==> flow/design.v <==
module rgst #(
    parameter w=8
)(
    input clk, rst_b, ld, clr, input [w-1:0] d, output reg [w-1:0] q
);
    always @ (posedge clk, negedge rst_b)
        if (!rst_b)                 q <= 0;
        else if (clr)               q <= 0;
        else if (ld)                q <= d;
endmodule
module mschdpath (
    input clk, rst_b,ld_merg,upd_mreg, input [511:0] blk, output [31:0] m0
);
    function [31:0] RtRot(input [31:0] x, input [4:0] p);
        reg [63:0] tmp; begin
        tmp = {x, x} >> p; RtRot = tmp[31:0];end
    endfunction
    function [31:0] Sgm0(input [31:0]x); begin
        Sgm0=RtRot(x,7)^RtRot(x,18)^(x>>3);end
    endfunction
    function [31:0] Sgm1(input [31:0]x); begin
        Sgm1=RtRot(x,17)^RtRot(x,19)^(x>>10);end
    endfunction
    function [31:0] Mux(input sel,input [31:0]d1,d0); begin
        Mux = (sel) ?  d1 : d0 ;end
    endfunction
    function [31:0] Word32(input [511:0]blk, input [3:0]idx); begin
        Word32 = blk[511-32*idx -:32];end
    endfunction
    wire [31:0] m[0:15];
    generate
        genvar k;
        for( k = 0; k < 16; k = k +1) begin:some_name
            if(k < 15)
                rgst #(.w(32)) i0(.clk(clk),.rst_b(rst_b),.clr(1'd0),.ld(upd_mreg),.d(Mux(ld_merg,Word32(blk,k),m[k+1])),.q(m[k]));
            else
                rgst #(.w(32)) i0(.clk(clk),.rst_b(rst_b),.clr(1'd0),.ld(upd_mreg),.d(Mux(ld_merg,Word32(blk,k),m[0] + Sgm0(m[1]) + m[9] + Sgm1(m[14]))),.q(m[k]));
        end
    endgenerate
    assign m0 = m[0];
endmodule
# Reports on mschdpath
# The steps from the RTL of mschdpath to its reports follow in flow order.
# Line numbers count from 1 in the design file above.
# Cell names lack the library's common part.
# The mark -- stands for no value.
# inputs
design	mschdpath
clock	clk
library	sky130hd
corner	tt_025C_1v80

# Elaborated design
# Source: Yosys, flattened and elaborated. Widths are those after wreduce; folded enables and synchronous resets count as part of the registers. Registers that Yosys merges into a memory's read port (data or address) are not register bits. Print and check cells do not count. Equal cells are merged and count once.
# bits
ff_bits	512
inputBits	516
# op_classes
n_logic	4
add_sub_neg	3
muxes	16
# op_table
operator	count
32-bit two-way mux	16
32-bit adder	3
32-bit bitwise XOR	2
32-bit by 22-bit bitwise XOR with 32-bit output	1
32-bit by 29-bit bitwise XOR with 32-bit output	1

# Depth
# Yosys ltp: most cells in a row. Word level: on the elaborated netlist, between registers, memories and ports. Mapped: between sequential cells and ports; inverters and the memories' decode and read muxes count.
# depth
ltp_word	6
abc_area	0
ltp_mapped	18
depth_no_buf	17

# After synthesis
# Yosys stat after the flow's synthesis: flattened, memories mapped to cells. It holds for the ABC_AREA given above (unset counts as 0); a run with the other value may have another netlist.
# synth_totals
mapped_area_mm2	0.0277804
mapped_cells	2848
seqArea_mm2	0.0128123
ff_cells	512
# by_type
cell_type	count	area_total_um2
dfrtp_1	512	1.28E+04
mux2i_1	486	4.86E+03
a21oi_1	531	2.66E+03
nor2_1	521	1.96E+03
fa_1	62	1241.19
xnor2_1	124	1.09E+03
clkbuf_1	171	641.866
inv_1	149	559.286
ha_1	31	387.872
buf_1	54	202.694
xor2_1	21	183.926
a21o_1	18	135.13
nand2_1	32	120.115
o21ai_0	17	85.082
o221ai_1	9	78.826
nand3_1	14	70.067
o21ai_1	11	55.053
nand4_1	8	50.048
# Not listed: further types 33, cells in them 77.
# By module: a second synthesis without flattening, with its own total; a netlist apart from the flattened one above.
# hier_totals
cells_unflattened	2853
area_unflattened_mm2	0.0316003
# Each row is one instance without its submodules.
# modules
module	area_mm2	n_inst	cells
rgst (w=32)	0.0013238	16	103
mschdpath	0.01042	1	1205

# Timing after synthesis
# Path of least setup slack by OpenSTA after synthesis, without wires, with an ideal clock, recovery checks aside; 20% of the period is set as input and as output delay. Where synthesis merged equal registers, the netlist keeps one of their names.
# synth_path
kind	flip-flop to flip-flop
startpoint	register some_name[14].genblk1.i0.q[20]
endpoint	register some_name[15].genblk1.i0.q[27]
setup_slack_ns	0.636
driving_pins	19
delay_ns	3.864
arrival_time_ns	3.741
clock_period_ns	4.5
n_path_buf	1
t_first_pin_ns	0.000
period_less_setup_slack_ns	3.864
# "delay_ns" = arrival - input delay + setup time.
# "driving_pins": output pins that drive a net of the path, with the launching flip-flop's if there is one; two outputs of one cell count as two.
# "period_less_setup_slack_ns" is the clock period less the worst setup slack; recovery checks do not enter. This is arithmetic on one report: input and output delays are still those of the set period (20% each).
# The rows between start and end are the longest chain of elaborated cells between them; the timing report does not say that the signal goes this way. Where chains are equally long, one stands for them.
# A line is the first line of the expression or statement that the cell stems from. Yosys adds cells for indexed reads and writes and turns some case tables into memories.
# At most two assigning lines are given for a register; there are more.
# synth_between
cell_sequence	dfrtp_1 -> clkbuf_1 -> xnor2_1 -> xnor2_1 -> fa_1 -> inv_1 -> fa_1 -> inv_1 -> ha_1 -> inv_1 -> fa_1 -> nor2b_4 -> o2111ai_1 -> a21oi_2 -> nor2_1 -> o311ai_4 -> a21boi_1 -> xnor2_1 -> o221a_1
elab_chain_cells	4
# synth_lines
item	line_no	source
from (decl)	4	input clk, rst_b, ld, clr, input [w-1:0] d, output reg [w-1:0] q
from (assign)	7	if (!rst_b)                 q <= 0;
from (assign)	9	else if (ld)                q <= d;
32-bit bitwise XOR	22	Sgm1=RtRot(x,17)^RtRot(x,19)^(x>>10);end
32-bit by 22-bit bitwise XOR with 32-bit output	22
32-bit adder	37	rgst #(.w(32)) i0(.clk(clk),.rst_b(rst_b),.clr(1'd0),.ld(upd_mreg),.d(Mux(ld_merg,Word32(blk,k),m[0] + Sgm0(m[ ...
32-bit two-way mux	25	Mux = (sel) ?  d1 : d0 ;end
to (assign)	8	else if (clr)               q <= 0;
to (assign)	9
to (decl)	4

# Worst path after layout
# Path of least setup slack in the final report of run 1 (OpenROAD, finished layout, wires in). Where an end is a register, its clock arrival counts in the times.
# layout_path
kind	flip-flop to flip-flop
startpoint	register some_name[1].genblk1.i0.q[4]
endpoint	register some_name[15].genblk1.i0.q[27]
clock_period_ns	4.5
driving_pins	20
setup_slack_ns	0.27
t_first_pin_ns	0.65
n_path_buf	2
arrival_time_ns	4.73
# The rows between start and end are the longest chain of elaborated cells between them; the timing report does not say that the signal goes this way. Where chains are equally long, one stands for them.
# At most two assigning lines are given for a register; there are more.
# layout_between
cell_sequence	dfrtp_1 -> xnor2_2 -> xnor2_2 -> buf_4 -> fa_1 -> inv_1 -> fa_1 -> inv_1 -> ha_1 -> inv_1 -> fa_1 -> nor2b_4 -> o2111ai_2 -> a21oi_2 -> buf_4 -> nor2_1 -> o311ai_4 -> a21boi_1 -> xnor2_1 -> o221a_1
elab_chain_cells	6
# layout_lines
item	line_no	source
from (decl)	4	input clk, rst_b, ld, clr, input [w-1:0] d, output reg [w-1:0] q
from (assign)	7	if (!rst_b)                 q <= 0;
from (assign)	9	else if (ld)                q <= d;
32-bit bitwise XOR	19	Sgm0=RtRot(x,7)^RtRot(x,18)^(x>>3);end
32-bit by 29-bit bitwise XOR with 32-bit output	19
32-bit adder x3	37	rgst #(.w(32)) i0(.clk(clk),.rst_b(rst_b),.clr(1'd0),.ld(upd_mreg),.d(Mux(ld_merg,Word32(blk,k),m[0] + Sgm0(m[ ...
32-bit two-way mux	25	Mux = (sel) ?  d1 : d0 ;end
to (assign)	8	else if (clr)               q <= 0;
to (assign)	9
to (decl)	4

Subject: flow runs of mschdpath

Hi,

Below are 3 stored runs of the flow (Yosys, OpenROAD; platform sky130hd) on mschdpath, each with its settings and what was measured, unordered. Constraints: input delay and output delay 20% of the set period each, output load 0.01 pF.
"achievedPeriod_ns" means the clock period less the worst setup slack. The figure is calculated, with input and output delays left at 20% of the set period.
By "timing.worst_path_ns" is meant the share of the clock period that the worst setup path is allowed (20% is reserved at inputs, 20% at outputs), minus its slack. Clock arrival times at its registers enter into it.
"final_power_uw" is the tool's figure for a default switching activity; nothing was simulated.

Run 1, flow files:
==> flow/run.sh <==
#!/bin/bash
# the make line also repeats the synthesis and layout settings of config.mk as NAME=value (left out here)
make -C /OpenROAD-flow-scripts/flow DESIGN_CONFIG=/design/flow/config.mk WORK_HOME=/design/flow/orfs CLKGATE_MAP_FILE= finish
==> flow/config.mk <==
export PLATFORM = sky130hd
export DESIGN_NAME = mschdpath
export DESIGN_NICKNAME = mschdpath
export VERILOG_FILES = /design/flow/design.v
export SDC_FILE = /design/flow/constraint.sdc
export NUM_CORES = 4
export LEC_CHECK = 0
export CAP_MARGIN = 20
export CELL_PAD_IN_SITES_DETAIL_PLACEMENT = 1
export CELL_PAD_IN_SITES_GLOBAL_PLACEMENT = 2
export CORE_MARGIN = 2
export CORE_UTILIZATION = 40
export CTS_CLUSTER_SIZE = 37
export MAX_ROUTING_LAYER = met4
export PLACE_DENSITY = 0.87
export SLEW_MARGIN = 0
export TNS_END_PERCENT = 95
==> flow/constraint.sdc <==
create_clock -name core_clock -period 4.5 [get_ports {clk}]
set_input_delay 0.9000 -clock core_clock [delete_from_list [all_inputs] [get_ports {clk}]]
set_output_delay 0.9000 -clock core_clock [all_outputs]
set_load 0.01 [all_outputs]

==> results of run 1, as CSV <==
result,value
fin_ws_ns,0.266
setup_tns_ns,0.000
final_power_uw,25143
finalCellArea_mm2,0.036206
die_area_mm2,0.071575
timing.worst_path_ns,4.23
worstPathKind,"flip-flop to flip-flop"
achievedPeriod_ns,4.234
fin_util_pct,52.7
synth_chip_area_mm2,0.0277804

Run 2, flow files:
==> flow/run.sh <==
#!/bin/bash
# the make line also repeats the synthesis and layout settings of config.mk as NAME=value (left out here)
make -C /OpenROAD-flow-scripts/flow DESIGN_CONFIG=/design/flow/config.mk WORK_HOME=/design/flow/orfs CLKGATE_MAP_FILE= finish
==> flow/config.mk <==
export PLATFORM = sky130hd
export DESIGN_NAME = mschdpath
export DESIGN_NICKNAME = mschdpath
export VERILOG_FILES = /design/flow/design.v
export SDC_FILE = /design/flow/constraint.sdc
export NUM_CORES = 4
export LEC_CHECK = 0
export ABC_AREA = 0
export CAP_MARGIN = 20
export CELL_PAD_IN_SITES_GLOBAL_PLACEMENT = 0
export CORE_ASPECT_RATIO = 1.56
export CORE_MARGIN = 2
export CORE_UTILIZATION = 40
export CTS_CLUSTER_SIZE = 25
export PLACE_DENSITY_LB_ADDON = 0.01
export SETUP_SLACK_MARGIN = 0.47
export SLEW_MARGIN = 30
export TNS_END_PERCENT = 60
==> flow/constraint.sdc <==
create_clock -name core_clock -period 5.22 [get_ports {clk}]
set_input_delay 1.0440 -clock core_clock [delete_from_list [all_inputs] [get_ports {clk}]]
set_output_delay 1.0440 -clock core_clock [all_outputs]
set_load 0.01 [all_outputs]

==> results of run 2, as CSV <==
result,value
die_area_mm2,0.0716267
timing.worst_path_ns,4.44
worstPathKind,"flip-flop to flip-flop"
setup_tns_ns,0.000
final_power_uw,22048
synth_chip_area_mm2,0.0277804
fin_util_pct,52.4
fin_ws_ns,0.777
finalCellArea_mm2,0.0360233
achievedPeriod_ns,4.443

Run 3, flow files:
==> flow/run.sh <==
#!/bin/bash
# the make line also repeats the synthesis and layout settings of config.mk as NAME=value (left out here)
make -C /OpenROAD-flow-scripts/flow DESIGN_CONFIG=/design/flow/config.mk WORK_HOME=/design/flow/orfs CLKGATE_MAP_FILE= finish
==> flow/config.mk <==
export PLATFORM = sky130hd
export DESIGN_NAME = mschdpath
export DESIGN_NICKNAME = mschdpath
export VERILOG_FILES = /design/flow/design.v
export SDC_FILE = /design/flow/constraint.sdc
export NUM_CORES = 4
export LEC_CHECK = 0
export CAP_MARGIN = 20
export CELL_PAD_IN_SITES_DETAIL_PLACEMENT = 1
export CELL_PAD_IN_SITES_GLOBAL_PLACEMENT = 2
export CORE_MARGIN = 2
export CORE_UTILIZATION = 40
export CTS_CLUSTER_DIAMETER = 152
export CTS_CLUSTER_SIZE = 37
export GPL_ROUTABILITY_DRIVEN = 0
export HOLD_SLACK_MARGIN = 0.02
export MAX_ROUTING_LAYER = met4
export MIN_ROUTING_LAYER = met2
export PLACE_DENSITY_LB_ADDON = 0.14
export SETUP_SLACK_MARGIN = 0.23
export SLEW_MARGIN = 30
export TNS_END_PERCENT = 60
==> flow/constraint.sdc <==
create_clock -name core_clock -period 4.5 [get_ports {clk}]
set_input_delay 0.9000 -clock core_clock [delete_from_list [all_inputs] [get_ports {clk}]]
set_output_delay 0.9000 -clock core_clock [all_outputs]
set_load 0.01 [all_outputs]

==> results of run 3, as CSV <==
result,value
achievedPeriod_ns,4.363
fin_util_pct,51.4
die_area_mm2,0.071575
finalCellArea_mm2,0.0353414
setup_tns_ns,0.000
fin_ws_ns,0.137
synth_chip_area_mm2,0.0277804
timing.worst_path_ns,4.36
worstPathKind,"flip-flop to flip-flop"
final_power_uw,24438

Regards
